==> flow/design.v <==
module lpc10_speech_synthetizer (
  input  wire              clk,         
  input  wire              reset,       
  input  wire              StartSpeak,
  input  wire              RomData,
  output wire [11:0]       RomAdr,
  output reg  signed [9:0] SampleData,
  output reg               Speaking
);
reg [5:0]  Cnt_8k;
reg [4:0]  CntSegment;
reg [7:0]  CntSample;
reg [11:0] RomAdrIn;
reg        Speak;
reg [3:0]  CodeEnergy;
reg        CodeRepeat;
reg [4:0]  CodePitch;
reg [17:0] CodeK1K4;    
reg [20:0] CodeK5K10;   
wire GetEnergy, GetRepeat, GetPitch, GetK1K4, GetK5K10, ReadRom;
wire Silence, LastFrame, NoK5K10;
function signed [9:0] TabChirp(input [5:0] i);
  case (i)
    0: TabChirp = 0;    1: TabChirp = 42;   2: TabChirp = -44;  3: TabChirp = 50;
    4: TabChirp = -78;  5: TabChirp = 18;   6: TabChirp = 37;   7: TabChirp = 20;
    8: TabChirp = 2;    9: TabChirp = -31;  10: TabChirp = -59; 11: TabChirp = 2;
    12: TabChirp = 95;  13: TabChirp = 90;  14: TabChirp = 5;   15: TabChirp = 15;
    16: TabChirp = 38;  17: TabChirp = -4;  18: TabChirp = -91; 19: TabChirp = -91;
    20: TabChirp = -42; 21: TabChirp = -35; 22: TabChirp = -36; 23: TabChirp = -4;
    24: TabChirp = 37;  25: TabChirp = 43;  26: TabChirp = 34;  27: TabChirp = 33;
    28: TabChirp = 15;  29: TabChirp = -1;  30: TabChirp = -8;  31: TabChirp = -18;
    32: TabChirp = -19; 33: TabChirp = -17; 34: TabChirp = -9;  35: TabChirp = -10;
    36: TabChirp = -6;  37: TabChirp = 0;   38: TabChirp = 3;   39: TabChirp = 2;
    40: TabChirp = 1;
    default: TabChirp = 0;
  endcase
endfunction
function signed [9:0] TabEnergy(input [3:0] i);
  case (i)
    0: TabEnergy = 0;   1: TabEnergy = 0;   2: TabEnergy = 1;   3: TabEnergy = 1;
    4: TabEnergy = 2;   5: TabEnergy = 3;   6: TabEnergy = 5;   7: TabEnergy = 7;
    8: TabEnergy = 10;  9: TabEnergy = 15;  10: TabEnergy = 21; 11: TabEnergy = 30;
    12: TabEnergy = 43; 13: TabEnergy = 61; 14: TabEnergy = 86; default: TabEnergy = 0;
  endcase
endfunction
function signed [9:0] TabPitch(input [4:0] i);
  case (i)
    0: TabPitch = 0;    1: TabPitch = 41;   2: TabPitch = 43;   3: TabPitch = 45;
    4: TabPitch = 47;   5: TabPitch = 49;   6: TabPitch = 51;   7: TabPitch = 53;
    8: TabPitch = 55;   9: TabPitch = 58;   10: TabPitch = 60;  11: TabPitch = 63;
    12: TabPitch = 66;  13: TabPitch = 70;  14: TabPitch = 73;  15: TabPitch = 76;
    16: TabPitch = 79;  17: TabPitch = 83;  18: TabPitch = 87;  19: TabPitch = 90;
    20: TabPitch = 94;  21: TabPitch = 99;  22: TabPitch = 103; 23: TabPitch = 107;
    24: TabPitch = 112; 25: TabPitch = 118; 26: TabPitch = 123; 27: TabPitch = 129;
    28: TabPitch = 134; 29: TabPitch = 141; 30: TabPitch = 147; default: TabPitch = 153;
  endcase
endfunction
function signed [9:0] TabK1(input [4:0] i);
  case (i)
    0: TabK1 = -501;  1: TabK1 = -497;  2: TabK1 = -493;  3: TabK1 = -488;
    4: TabK1 = -480;  5: TabK1 = -471;  6: TabK1 = -460;  7: TabK1 = -446;
    8: TabK1 = -427;  9: TabK1 = -405;  10: TabK1 = -378; 11: TabK1 = -344;
    12: TabK1 = -305; 13: TabK1 = -259; 14: TabK1 = -206; 15: TabK1 = -148;
    16: TabK1 = -86;  17: TabK1 = -21;  18: TabK1 = 45;   19: TabK1 = 110;
    20: TabK1 = 171;  21: TabK1 = 227;  22: TabK1 = 277;  23: TabK1 = 320;
    24: TabK1 = 357;  25: TabK1 = 388;  26: TabK1 = 413;  27: TabK1 = 434;
    28: TabK1 = 451;  29: TabK1 = 464;  30: TabK1 = 474;  default: TabK1 = 482;
  endcase
endfunction
function signed [9:0] TabK2(input [4:0] i);
  case (i)
    0: TabK2 = -349;  1: TabK2 = -328;  2: TabK2 = -305;  3: TabK2 = -280;
    4: TabK2 = -252;  5: TabK2 = -223;  6: TabK2 = -192;  7: TabK2 = -158;
    8: TabK2 = -124;  9: TabK2 = -88;   10: TabK2 = -51;  11: TabK2 = -14;
    12: TabK2 = 23;   13: TabK2 = 60;   14: TabK2 = 97;   15: TabK2 = 133;
    16: TabK2 = 167;  17: TabK2 = 199;  18: TabK2 = 230;  19: TabK2 = 259;
    20: TabK2 = 286;  21: TabK2 = 310;  22: TabK2 = 333;  23: TabK2 = 354;
    24: TabK2 = 372;  25: TabK2 = 389;  26: TabK2 = 404;  27: TabK2 = 417;
    28: TabK2 = 429;  29: TabK2 = 439;  30: TabK2 = 449;  default: TabK2 = 490;
  endcase
endfunction
function signed [9:0] TabK3(input [3:0] i);
  case (i)
    0: TabK3 = -397;  1: TabK3 = -365;  2: TabK3 = -327;  3: TabK3 = -282;
    4: TabK3 = -229;  5: TabK3 = -170;  6: TabK3 = -104;  7: TabK3 = -36;
    8: TabK3 = 35;    9: TabK3 = 104;   10: TabK3 = 169;  11: TabK3 = 228;
    12: TabK3 = 281;  13: TabK3 = 326;  14: TabK3 = 364;  default: TabK3 = 396;
  endcase
endfunction
function signed [9:0] TabK4(input [3:0] i);
  case (i)
    0: TabK4 = -373;  1: TabK4 = -334;  2: TabK4 = -293;  3: TabK4 = -245;
    4: TabK4 = -191;  5: TabK4 = -131;  6: TabK4 = -67;   7: TabK4 = -1;
    8: TabK4 = 64;    9: TabK4 = 128;   10: TabK4 = 188;  11: TabK4 = 243;
    12: TabK4 = 291;  13: TabK4 = 332;  14: TabK4 = 367;  default: TabK4 = 397;
  endcase
endfunction
function signed [9:0] TabK5(input [3:0] i);
  case (i)
    0: TabK5 = -319;  1: TabK5 = -286;  2: TabK5 = -250;  3: TabK5 = -211;
    4: TabK5 = -168;  5: TabK5 = -122;  6: TabK5 = -74;   7: TabK5 = -25;
    8: TabK5 = 24;    9: TabK5 = 73;    10: TabK5 = 121;  11: TabK5 = 167;
    12: TabK5 = 210;  13: TabK5 = 249;  14: TabK5 = 285;  default: TabK5 = 319;
  endcase
endfunction
function signed [9:0] TabK6(input [3:0] i);
  case (i)
    0: TabK6 = -290;  1: TabK6 = -252;  2: TabK6 = -209;  3: TabK6 = -163;
    4: TabK6 = -114;  5: TabK6 = -62;   6: TabK6 = -9;    7: TabK6 = 44;
    8: TabK6 = 97;    9: TabK6 = 147;   10: TabK6 = 194;  11: TabK6 = 239;
    12: TabK6 = 278;  13: TabK6 = 313;  14: TabK6 = 344;  default: TabK6 = 371;
  endcase
endfunction
function signed [9:0] TabK7(input [3:0] i);
  case (i)
    0: TabK7 = -291;  1: TabK7 = -256;  2: TabK7 = -216;  3: TabK7 = -174;
    4: TabK7 = -128;  5: TabK7 = -80;   6: TabK7 = -31;   7: TabK7 = 19;
    8: TabK7 = 69;    9: TabK7 = 117;   10: TabK7 = 163;  11: TabK7 = 206;
    12: TabK7 = 246;  13: TabK7 = 283;  14: TabK7 = 316;  default: TabK7 = 345;
  endcase
endfunction
function signed [9:0] TabK8(input [2:0] i);
  case (i)
    0: TabK8 = -219;  1: TabK8 = -133;  2: TabK8 = -38;   3: TabK8 = 59;
    4: TabK8 = 152;   5: TabK8 = 235;   6: TabK8 = 305;   default: TabK8 = 361;
  endcase
endfunction
function signed [9:0] TabK9(input [2:0] i);
  case (i)
    0: TabK9 = -225;  1: TabK9 = -157;  2: TabK9 = -82;   3: TabK9 = -3;
    4: TabK9 = 76;    5: TabK9 = 151;   6: TabK9 = 220;   default: TabK9 = 280;
  endcase
endfunction
function signed [9:0] TabK10(input [2:0] i);
  case (i)
    0: TabK10 = -179; 1: TabK10 = -122; 2: TabK10 = -61;  3: TabK10 = 1;
    4: TabK10 = 63;   5: TabK10 = 123;  6: TabK10 = 179;  default: TabK10 = 231;
  endcase
endfunction
reg signed [9:0] ET, PT, K1T, K2T, K3T, K4T, K5T, K6T, K7T, K8T, K9T, K10T;
reg signed [9:0] EC, PC, K1C, K2C, K3C, K4C, K5C, K6C, K7C, K8C, K9C, K10C;
reg signed [9:0] X1C, X2C, X3C, X4C, X5C, X6C, X7C, X8C, X9C, X10C;
reg signed [9:0] Valeur;
reg signed [9:0] KBus;
reg signed [9:0] XBus;
reg signed [9:0] YNext;
wire signed [18:0] Operation1;
wire signed [18:0] Operation2;
wire signed [18:0] Operation3;
wire signed [18:0] Operation4;
reg [12:0] GPA;
reg        NoiseOn;
reg [7:0]  PitchCnt;
wire signed [19:0] ValeurEC;
wire signed [9:0]  YStart;
assign RomAdr = RomAdrIn;
assign GetEnergy = (CntSample == 8'd0) && (Cnt_8k < 6'd4);
assign Silence   = (CodeEnergy == 4'b0000);
assign LastFrame = (CodeEnergy == 4'b1111);
assign NoK5K10   = (CodePitch  == 5'b00000);
assign GetRepeat = (CntSample == 8'd0) && (Cnt_8k == 6'd4) && !Silence && !LastFrame;
assign GetPitch  = (CntSample == 8'd0) && (Cnt_8k >= 6'd5) && (Cnt_8k < 6'd10) && !Silence && !LastFrame;
assign GetK1K4   = (CntSample == 8'd0) && (Cnt_8k >= 6'd11) && (Cnt_8k < 6'd29) && !Silence && !LastFrame && !CodeRepeat;
assign GetK5K10  = (CntSample == 8'd0) && (Cnt_8k >= 6'd30) && (Cnt_8k < 6'd51) && !Silence && !LastFrame && !CodeRepeat && !NoK5K10;
assign ReadRom = GetEnergy || GetRepeat || GetPitch || GetK1K4 || GetK5K10;
assign Operation1 = KBus * XBus;
assign Operation2 = YNext - (Operation1 / 19'sd512);
assign Operation3 = KBus * Operation2;
assign Operation4 = XBus + (Operation3 / 19'sd512);
assign ValeurEC = Valeur * EC;
assign YStart   = ValeurEC / 20'sd64;
always @* begin
  case (Cnt_8k)
    6'd2:  KBus = K10C;
    6'd3:  KBus = K9C;
    6'd4:  KBus = K8C;
    6'd5:  KBus = K7C;
    6'd6:  KBus = K6C;
    6'd7:  KBus = K5C;
    6'd8:  KBus = K4C;
    6'd9:  KBus = K3C;
    6'd10: KBus = K2C;
    6'd11: KBus = K1C;
    default: KBus = 10'sd0;
  endcase
  case (Cnt_8k)
    6'd2:  XBus = X10C;
    6'd3:  XBus = X9C;
    6'd4:  XBus = X8C;
    6'd5:  XBus = X7C;
    6'd6:  XBus = X6C;
    6'd7:  XBus = X5C;
    6'd8:  XBus = X4C;
    6'd9:  XBus = X3C;
    6'd10: XBus = X2C;
    6'd11: XBus = X1C;
    default: XBus = 10'sd0;
  endcase
end
always @(posedge clk) begin
  if (reset) begin
    Cnt_8k     <= 6'd0;
    CntSegment <= 5'd0;
    CntSample  <= 8'd0;
    RomAdrIn   <= 12'd1;
    Speak      <= 1'b0;
    Speaking   <= 1'b0;
    CodeEnergy <= 4'd0;
    CodeRepeat <= 1'b0;
    CodePitch  <= 5'd0;
    CodeK1K4   <= 18'd0;
    CodeK5K10  <= 21'd0;
    ET <= 0; PT <= 0; K1T <= 0; K2T <= 0; K3T <= 0; K4T <= 0;
    K5T <= 0; K6T <= 0; K7T <= 0; K8T <= 0; K9T <= 0; K10T <= 0;
    EC <= 0; PC <= 0; K1C <= 0; K2C <= 0; K3C <= 0; K4C <= 0;
    K5C <= 0; K6C <= 0; K7C <= 0; K8C <= 0; K9C <= 0; K10C <= 0;
    X1C <= 0; X2C <= 0; X3C <= 0; X4C <= 0; X5C <= 0;
    X6C <= 0; X7C <= 0; X8C <= 0; X9C <= 0; X10C <= 0;
    Valeur     <= 0;
    YNext      <= 0;
    SampleData <= 0;
    GPA        <= 13'b0000001101001;
    NoiseOn    <= 1'b1;
    PitchCnt   <= 8'd0;
  end else begin
    if (Speak && StartSpeak) begin
      Cnt_8k <= Cnt_8k + 6'd1;
      if (Cnt_8k == 6'b111111) begin
        if (CntSegment == 5'b10111)
          CntSegment <= 5'd0;
        else
          CntSegment <= CntSegment + 5'd1;
        if (CntSample == 8'b11000111)
          CntSample <= 8'd0;
        else
          CntSample <= CntSample + 8'd1;
      end
      if (GetEnergy) CodeEnergy <= {CodeEnergy[2:0], RomData};
      if (GetRepeat) CodeRepeat <= RomData;
      if (GetPitch)  CodePitch  <= {CodePitch[3:0], RomData};
      if (GetK1K4)   CodeK1K4   <= {CodeK1K4[16:0], RomData};
      if (GetK5K10)  CodeK5K10  <= {CodeK5K10[19:0], RomData};
      if (ReadRom) RomAdrIn <= RomAdrIn + 12'd1;
      if ((CntSample == 8'b11000111) && (Cnt_8k == 6'b111111) && LastFrame) begin
        Speak    <= 1'b0;
        Speaking <= 1'b0;
      end else begin
        Speaking <= 1'b1;
      end
    end else begin
      Cnt_8k     <= 6'd0;
      CntSegment <= 5'd0;
      CntSample  <= 8'd0;
      RomAdrIn   <= 12'd1;
      NoiseOn    <= 1'b1;
      if (!StartSpeak) Speak <= 1'b1;
    end
    if (Cnt_8k == 6'b111110) begin
      ET <= TabEnergy(CodeEnergy);
      if (Silence || LastFrame)
        PT <= 0;
      else
        PT <= TabPitch(CodePitch);
      if (Silence || LastFrame) begin
        K1T <= 0; K2T <= 0; K3T <= 0; K4T <= 0;
      end else begin
        K1T <= TabK1(CodeK1K4[17:13]);
        K2T <= TabK2(CodeK1K4[12:8]);
        K3T <= TabK3(CodeK1K4[7:4]);
        K4T <= TabK4(CodeK1K4[3:0]);
      end
      if (Silence || LastFrame || NoK5K10) begin
        K5T <= 0; K6T <= 0; K7T <= 0; K8T <= 0; K9T <= 0; K10T <= 0;
      end else begin
        K5T  <= TabK5(CodeK5K10[20:17]);
        K6T  <= TabK6(CodeK5K10[16:13]);
        K7T  <= TabK7(CodeK5K10[12:9]);
        K8T  <= TabK8(CodeK5K10[8:6]);
        K9T  <= TabK9(CodeK5K10[5:3]);
        K10T <= TabK10(CodeK5K10[2:0]);
      end
    end
    if ((CntSegment == 5'd0) && (Cnt_8k == 6'b111111)) begin
      EC   <= ET;
      PC   <= PT;
      K1C  <= K1T;
      K2C  <= K2T;
      K3C  <= K3T;
      K4C  <= K4T;
      K5C  <= K5T;
      K6C  <= K6T;
      K7C  <= K7T;
      K8C  <= K8T;
      K9C  <= K9T;
      K10C <= K10T;
      NoiseOn <= (PC == 0);
    end
    if (Cnt_8k == 6'd0) begin
      if (EC == 0)
        Valeur <= 0;
      else if (NoiseOn) begin
        if (GPA[0])
          Valeur <= -10'sd64;
        else
          Valeur <= 10'sd64;
      end else begin
        if (PitchCnt > 8'd50)
          Valeur <= 0;    
        else
          Valeur <= TabChirp(PitchCnt[5:0]);
      end
      if (PC == 0)
        PitchCnt <= 8'd0;
      else if ($signed({1'b0, PitchCnt}) < PC)
        PitchCnt <= PitchCnt + 8'd1;
      else
        PitchCnt <= 8'd0;
    end
    if (Cnt_8k < 6'b010100)
      GPA <= {GPA[12] ^ GPA[10] ^ GPA[9] ^ GPA[0], GPA[12:1]};
    case (Cnt_8k)
      6'd1: YNext <= YStart;
      6'd2, 6'd3, 6'd4, 6'd5, 6'd6, 6'd7, 6'd8, 6'd9, 6'd10, 6'd11:
        YNext <= Operation2[9:0];
      default: ;
    endcase
    case (Cnt_8k)
      6'd3:  X10C <= Operation4[9:0];
      6'd4:  X9C  <= Operation4[9:0];
      6'd5:  X8C  <= Operation4[9:0];
      6'd6:  X7C  <= Operation4[9:0];
      6'd7:  X6C  <= Operation4[9:0];
      6'd8:  X5C  <= Operation4[9:0];
      6'd9:  X4C  <= Operation4[9:0];
      6'd10: X3C  <= Operation4[9:0];
      6'd11: X2C  <= Operation4[9:0];
      6'd12: X1C  <= Operation2[9:0];
      default: ;
    endcase
    if (Cnt_8k == 6'b001111)
      SampleData <= X1C;
  end
end
endmodule
======== From RTL to reports: lpc10_speech_synthetizer ========
Tool output for the design above before and after an edit, in the order of the flow.
"unedited" refers to lines of the RTL above, "edited" to lines of the edited file.
"difference" is "edited" less "unedited", of the values as shown.
Library cell names are shortened.
A cell with -- has no value.
set-up
  top module .............................. lpc10_speech_synthetizer
  clock port .............................. clk
  standard-cell library ................... sky130hd
  timing corner ........................... tt_025C_1v80

======== Diff ========
Unified diff, file above to edited file.
The edit is scripted: it alters the design's behaviour and was not made to optimise anything.
begin of diff
@@ -167,5 +167,7 @@
 assign Operation2 = YNext - (Operation1 / 19'sd512);
 assign Operation3 = KBus * Operation2;
-assign Operation4 = XBus + (Operation3 / 19'sd512);
+reg signed [18:0] Operation4_ff;
+always @(posedge clk) Operation4_ff <= XBus + (Operation3 / 19'sd512);
+assign Operation4 = Operation4_ff;
 assign ValeurEC = Valeur * EC;
 assign YStart   = ValeurEC / 20'sd64;
end of diff

======== Elaborated design ========
Source: Yosys, flattened and elaborated, memories not mapped. Widths are those after wreduce. Print and check cells do not count. Equal cells are merged and count once.
Yosys's memory passes give these memory sizes; they may raise the number of words (mostly to a power of two), join words into wider ones and drop unused or constant bits.
storage and ports
  what                             unedited  edited  difference
  output and inout port bits       23        23      0
  memory bits (read-only)          2448      2448    0
  register bits                    474       484     +10
  cells after elaboration          234       235     +1
  input port bits                  4         4       0
  memories                         10        10      0
  clocked read ports x word width  95        95      0
operators by class
  what                              unedited  edited  difference
  add/sub/neg operators             10        10      0
  multiplexer cells                 49        49      0
  $lt $le $gt $ge                   10        10      0
  reductions and logical operators  55        55      0
  eq/ne operators                   39        39      0
  bitwise operators                 7         7       0
  $mul                              3         3       0
memory list
  what                                     unedited                                                                                                         edited
  words x width with read and write ports  64 x 10 bit 1R0W; 32 x 10 bit 1R0W; 32 x 10 bit 1R0W; 32 x 8 bit 1R0W; 16 x 10 bit 1R0W; 16 x 10 bit 1R0W; [+4]  64 x 10 bit 1R0W; 32 x 10 bit 1R0W; 32 x 10 bit 1R0W; 32 x 8 bit 1R0W; 16 x 10 bit 1R0W; 16 x 10 bit 1R0W; [+4]
A list marked [+n] leaves out that many cells.
operators with widths
  operator                                             unedited  edited  difference
  logical AND 1 bit                                    23        23      0
  two-way mux 10 bit                                   15        15      0
  two-way mux 4 bit                                    10        10      0
  equality test 3 bit with constant B                  9         9       0
  two-way mux 5 bit                                    7         7       0
  equality test 3 x 2 -> 1 bit with constant B         6         6       0
  equality test 6 x 4 -> 1 bit with constant B         6         6       0
  logical OR 1 bit                                     6         6       0
  two-way mux 1 bit                                    6         6       0
  AND reduction 2 bit                                  6         6       0
  equality test 6 x 3 -> 1 bit with constant B         4         4       0
  logical NOT 1 bit                                    4         4       0
  AND 1 bit                                            3         3       0
  equality test 3 x 1 -> 1 bit with constant B         3         3       0
  logical NOT 3 bit                                    3         3       0
  two-way mux 8 bit                                    3         3       0
  != test 2 x 1 -> 1 bit with constant B               3         3       0
  parallel mux 10 bit (select 7 bit)                   3         3       0
  bitwise XOR 1 bit                                    3         3       0
  adder 10 x 1 -> 10 bit                               2         2       0
  adder 8 x 1 -> 8 bit with constant B                 2         2       0
  equality test 6 x 2 -> 1 bit with constant B         2         2       0
  equality test 6 bit with constant B                  2         2       0
  logical NOT 10 bit                                   2         2       0
  logical NOT 5 bit                                    2         2       0
  less-than comparator 6 x 5 -> 1 bit with constant B  2         2       0
  two-way mux 6 bit                                    2         2       0
  parallel mux 10 bit (select 10 bit)                  2         2       0
The list need not be complete.

======== Logic depth ========
Longest topological path by Yosys (ltp), each cell counted once; first at word level (registers and memories cut), then after technology mapping (sequential cells cut; the memories' decode and read muxes count).
logic depth
  what                           unedited  edited  difference
  depth after elaboration        12        12      0
  ABC_AREA                       0         0       --
  gate-level depth with buffers  74        72      -2
  depth with buffers taken out   71        69      -2

======== After synthesis ========
Yosys stat after the flow's synthesis: flattened, memories mapped to cells. It holds for the ABC_AREA given above (unset counts as 0); a run with the other value may have another netlist.
mapped netlist
  what                            unedited  edited   difference
  synthesis area (µm²)            35567.9   35451.5  -116.4
  buffer cells                    250       265      +15
  area of sequential cells (µm²)  10890.4   11090.6  +200.2
  mapped flip-flops               544       554      +10
  cells in the netlist            4313      4314     +1
cells by type
  cell type  unedited  edited  difference
  nand2_1    574       730     +156
  nor2_1     556       417     -139
  a22oi_1    120       138     +18
  and3_1     25        42      +17
  a21oi_1    363       378     +15
  a211oi_1   48        33      -15
  xnor2_1    69        82      +13
  a221oi_1   28        17      -11
  dfxtp_1    544       554     +10
  buf_1      19        29      +10
  inv_1      423       414     -9
  clkbuf_1   206       215     +9
  or2_2      48        39      -9
  o31ai_1    11        3       -8
  nand3b_1   2         10      +8
  xor2_1     47        40      -7
  nor2b_1    24        31      +7
  or3_1      18        11      -7
The list need not be complete.

======== Timing after synthesis ========
Source: OpenSTA report_checks on the synthesized netlist (no wires, ideal clock, input and output delay 20% of the period each), path of least setup slack; recovery checks are left aside. Register names are those of the netlist, which keeps one name where synthesis merged equal registers.
timing after synthesis
  what                           unedited                edited                    difference
  path kind                      flip-flop to flip-flop  flip-flop to flip-flop    --
  start                          register Cnt_8k[1]      register Cnt_8k[0]        --
  end                            register X10C[8]        register (no name shown)  --
  setup time (ns)                0.128                   0.072                     -0.056
  clock period (ns)              25.0                    25.0                      0.0
  stages on the path             68                      67                        -1
  arrival time (ns)              16.133                  15.452                    -0.681
  slack (ns)                     8.740                   9.476                     +0.736
  path delay (ns)                16.261                  15.524                    -0.737
  path buffers                   5                       3                         -2
  data required time (ns)        24.872                  24.928                    +0.056
  synthesis period reached (ns)  16.26                   15.524                    -0.736
"path delay" is the arrival time less input delay plus setup time.
"stages on the path": output pins that drive a net of the path, with the launching flip-flop's if there is one; two outputs of one cell count as two.
"synthesis period reached" = period - worst setup slack (recovery checks aside). The figure is calculated, with input and output delays left at 20% of the set period.
The rows between start and end are the longest chain of elaborated cells between them; the timing report does not say that the signal goes this way. Where chains are equally long, one stands for them.
Each line given opens the expression or statement behind the cell; cells for indexed reads and writes are added by Yosys, which also makes memories of some case tables.
A register here has more assigning lines than the two given.
between the ends, after synthesis, unedited
  cell sequence ........................... dfxtp_1 > inv_1 > ha_1 > buf_2 > or3b_1 > nor2_1 > buf_2 > buf_1 > a22oi_1 > and3_1 > clkbuf_1 > or2_2 > fa_1 > inv_1 > fa_1 > fa_1 > fa_1 > inv_1 > (+32 left out) > nor3_1 > o31ai_1 > a21oi_1 > xnor2_2 > xnor2_1 > nor2_1 > fa_1 > fa_1 > a21o_1 > a21oi_1 > o21bai_1 > a21oi_1 > o21bai_1 > a21oi_1 > xor2_1 > nor2_1 > a21oi_1 > nor2_1
  cells in the longest elaborated chain ... 12
ends and longest elaborated chain, after synthesis, unedited
  what                                 RTL line  source
  from (decl)                          10        reg [5:0]  Cnt_8k;
  from (assign)                        202       Cnt_8k     <= 6'd0;
  from (assign)                        227       Cnt_8k <= Cnt_8k + 6'd1;
  equality test 6 x 4 -> 1 bit         173       case (Cnt_8k)
  parallel mux 10 bit (select 10 bit)  173
  multiplier 10 x 10 -> 19 bit         166       assign Operation1 = KBus * XBus;
  OR reduction 9 bit                   --
  AND 1 bit                            --
  adder 19 x 1 -> 19 bit               --
  subtractor 10 x 19 -> 19 bit         167       assign Operation2 = YNext - (Operation1 / 19'sd512);
  multiplier 10 x 19 -> 19 bit         168       assign Operation3 = KBus * Operation2;
  OR reduction 9 bit                   --
  AND 1 bit                            --
  adder 10 x 1 -> 10 bit               --
  adder 10 bit                         169       assign Operation4 = XBus + (Operation3 / 19'sd512);
  to (assign)                          218       X6C <= 0; X7C <= 0; X8C <= 0; X9C <= 0; X10C <= 0;
  to (assign)                          328       6'd3:  X10C <= Operation4[9:0];
  to (decl)                            142       reg signed [9:0] X1C, X2C, X3C, X4C, X5C, X6C, X7C, X8C, X9C, X10C;
between the ends, after synthesis, edited
  cell sequence ........................... dfxtp_1 > ha_1 > nor3b_1 > clkbuf_1 > clkbuf_1 > and3_1 > a2111oi_0 > and4_1 > clkbuf_1 > or2_2 > fa_1 > inv_1 > fa_1 > inv_1 > fa_1 > inv_1 > fa_1 > fa_1 > (+31 left out) > o21ai_0 > nor3b_1 > a311oi_1 > a21oi_1 > a31oi_1 > o21ai_0 > xnor2_1 > xor2_1 > o31a_1 > fa_1 > fa_1 > a21o_1 > a21oi_1 > o21bai_1 > a21oi_1 > o21bai_1 > a21oi_1 > xnor2_1
  cells in the longest elaborated chain ... 12
ends and longest elaborated chain, after synthesis, edited
  what                                 RTL line  source
  from (decl)                          10        reg [5:0]  Cnt_8k;
  from (assign)                        204       Cnt_8k     <= 6'd0;
  from (assign)                        229       Cnt_8k <= Cnt_8k + 6'd1;
  equality test 6 x 4 -> 1 bit         175       case (Cnt_8k)
  parallel mux 10 bit (select 10 bit)  175
  multiplier 10 x 10 -> 19 bit         166       assign Operation1 = KBus * XBus;
  OR reduction 9 bit                   --
  AND 1 bit                            --
  adder 19 x 1 -> 19 bit               --
  subtractor 10 x 19 -> 19 bit         167       assign Operation2 = YNext - (Operation1 / 19'sd512);
  multiplier 10 x 19 -> 19 bit         168       assign Operation3 = KBus * Operation2;
  OR reduction 9 bit                   --
  AND 1 bit                            --
  adder 10 x 1 -> 10 bit               --
  adder 10 bit                         170       always @(posedge clk) Operation4_ff <= XBus + (Operation3 / 19'sd512);

======== Timing after layout ========
From the final timing report of the runs of pair A: the path of least setup slack in the routed layout; clock arrival at registers is part of the times.
timing after layout
  what                     unedited                edited                    difference
  path kind                flip-flop to flip-flop  flip-flop to flip-flop    --
  start                    register Cnt_8k[0]      register Cnt_8k[3]        --
  end                      register X3C[8]         register (no name shown)  --
  data required time (ns)  25.49                   25.50                     +0.01
  slack (ns)               6.75                    7.18                      +0.43
  path buffers             0                       1                         +1
  stages on the path       62                      62                        0
  setup time (ns)          0.14                    0.12                      -0.02
  clock period (ns)        25.0                    25.0                      0.0
  arrival time (ns)        18.74                   18.32                     -0.42
The rows between start and end are the longest chain of elaborated cells between them; the timing report does not say that the signal goes this way. Where chains are equally long, one stands for them.
A register here has more assigning lines than the two given.
between the ends, after layout, unedited
  cell sequence ........................... dfxtp_1 > ha_1 > or3b_1 > nor2_2 > a221oi_1 > and3_1 > inv_1 > nand2_1 > fa_1 > inv_1 > fa_1 > fa_1 > fa_1 > inv_1 > fa_1 > inv_1 > ha_1 > a21oi_1 > (+26 left out) > nor3_1 > o31ai_1 > a21oi_1 > xnor2_2 > xnor2_1 > nor2_1 > fa_1 > fa_1 > a21o_1 > a21oi_1 > o21bai_1 > a21oi_1 > o21bai_1 > a21oi_1 > xor2_1 > nor2_1 > a21oi_1 > nor2_1
  cells in the longest elaborated chain ... 12
ends and longest elaborated chain, after layout, unedited
  what                                 RTL line  source
  from (decl)                          10        reg [5:0]  Cnt_8k;
  from (assign)                        202       Cnt_8k     <= 6'd0;
  from (assign)                        227       Cnt_8k <= Cnt_8k + 6'd1;
  equality test 6 x 4 -> 1 bit         173       case (Cnt_8k)
  parallel mux 10 bit (select 10 bit)  173
  multiplier 10 x 10 -> 19 bit         166       assign Operation1 = KBus * XBus;
  OR reduction 9 bit                   --
  AND 1 bit                            --
  adder 19 x 1 -> 19 bit               --
  subtractor 10 x 19 -> 19 bit         167       assign Operation2 = YNext - (Operation1 / 19'sd512);
  multiplier 10 x 19 -> 19 bit         168       assign Operation3 = KBus * Operation2;
  OR reduction 9 bit                   --
  AND 1 bit                            --
  adder 10 x 1 -> 10 bit               --
  adder 10 bit                         169       assign Operation4 = XBus + (Operation3 / 19'sd512);
  to (assign)                          217       X1C <= 0; X2C <= 0; X3C <= 0; X4C <= 0; X5C <= 0;
  to (assign)                          335       6'd10: X3C  <= Operation4[9:0];
  to (decl)                            142       reg signed [9:0] X1C, X2C, X3C, X4C, X5C, X6C, X7C, X8C, X9C, X10C;
between the ends, after layout, edited
  cell sequence ........................... dfxtp_1 > nor4b_2 > and2_1 > buf_4 > a22o_1 > or4_1 > nand2_1 > fa_1 > inv_1 > fa_1 > inv_1 > fa_1 > inv_1 > fa_1 > fa_1 > ha_1 > or2_2 > o22ai_1 > (+26 left out) > nor2b_1 > a311oi_1 > a21oi_1 > a31oi_1 > o21ai_0 > xnor2_1 > xor2_1 > o31a_1 > fa_1 > a21o_1 > a21oi_1 > o21bai_1 > a21oi_1 > o21ai_0 > a21o_1 > a21oi_1 > xnor2_1 > xnor2_1
  cells in the longest elaborated chain ... 12
ends and longest elaborated chain, after layout, edited
  what                                 RTL line  source
  from (decl)                          10        reg [5:0]  Cnt_8k;
  from (assign)                        204       Cnt_8k     <= 6'd0;
  from (assign)                        229       Cnt_8k <= Cnt_8k + 6'd1;
  equality test 6 x 4 -> 1 bit         175       case (Cnt_8k)
  parallel mux 10 bit (select 10 bit)  175
  multiplier 10 x 10 -> 19 bit         166       assign Operation1 = KBus * XBus;
  OR reduction 9 bit                   --
  AND 1 bit                            --
  adder 19 x 1 -> 19 bit               --
  subtractor 10 x 19 -> 19 bit         167       assign Operation2 = YNext - (Operation1 / 19'sd512);
  multiplier 10 x 19 -> 19 bit         168       assign Operation3 = KBus * Operation2;
  OR reduction 9 bit                   --
  AND 1 bit                            --
  adder 10 x 1 -> 10 bit               --
  adder 10 bit                         170       always @(posedge clk) Operation4_ff <= XBus + (Operation3 / 19'sd512);

======== Flow runs ========
Runs of the flow (Yosys, OpenROAD) on both versions; the two runs of a pair have the same settings. The constraints put input and output delay at 20% of the set period each and load the outputs with 0.01 pF.
settings, pair A
  CORE_UTILIZATION ........................ 40
  period_ns ............................... 25.0
  CAP_MARGIN .............................. 20
  CORE_MARGIN ............................. 2
  SLEW_MARGIN ............................. 20
measured results, pair A
  what                                unedited  edited   difference
  worst-case hold slack (ns)          0.434     0.452    +0.018
  final design utilization (%)        44.2      43.8     -0.4
  total power after layout (mW)       1.923     1.829    -0.094
  clock period achieved (ns)          18.247    17.818   -0.429
  cell area after synthesis (µm²)     35567.9   35451.5  -116.4
  smallest setup slack (ns)           6.753     7.182    +0.429
  summed negative setup slack (ns)    0.000     0.000    0.000
  full die area (µm²)                 91321.8   91025.9  -295.9
  std-cell area (final layout) (µm²)  39008.7   38584.5  -424.2
settings, pair B
  CAP_MARGIN .............................. 15
  CELL_PAD_IN_SITES_DETAIL_PLACEMENT ...... 0
  CORE_ASPECT_RATIO ....................... 0.72
  CORE_UTILIZATION ........................ 35
  CTS_CLUSTER_SIZE ........................ 70
  GPL_TIMING_DRIVEN ....................... 0
  MAX_ROUTING_LAYER ....................... met5
  MIN_ROUTING_LAYER ....................... met1
  PLACE_DENSITY ........................... 0.74
  period_ns ............................... 16.4
  CORE_MARGIN ............................. 2
  SLEW_MARGIN ............................. 20
measured results, pair B
  what                                unedited  edited    difference
  worst-case hold slack (ns)          0.451     0.450     -0.001
  final design utilization (%)        41.1      40.0      -1.1
  total power after layout (mW)       2.650     2.766     +0.116
  clock period achieved (ns)          16.244    15.970    -0.274
  cell area after synthesis (µm²)     35567.9   35451.5   -116.4
  smallest setup slack (ns)           0.156     0.430     +0.274
  summed negative setup slack (ns)    0.000     0.000     0.000
  full die area (µm²)                 104223.0  103887.0  -336.0
  std-cell area (final layout) (µm²)  41561.1   40370.0   -1191.1
"clock period achieved" means the clock period less the worst setup slack. The figure is calculated, with input and output delays left at 20% of the set period.
"total power after layout": no workload was simulated; the value follows from the tool's default switching activity.
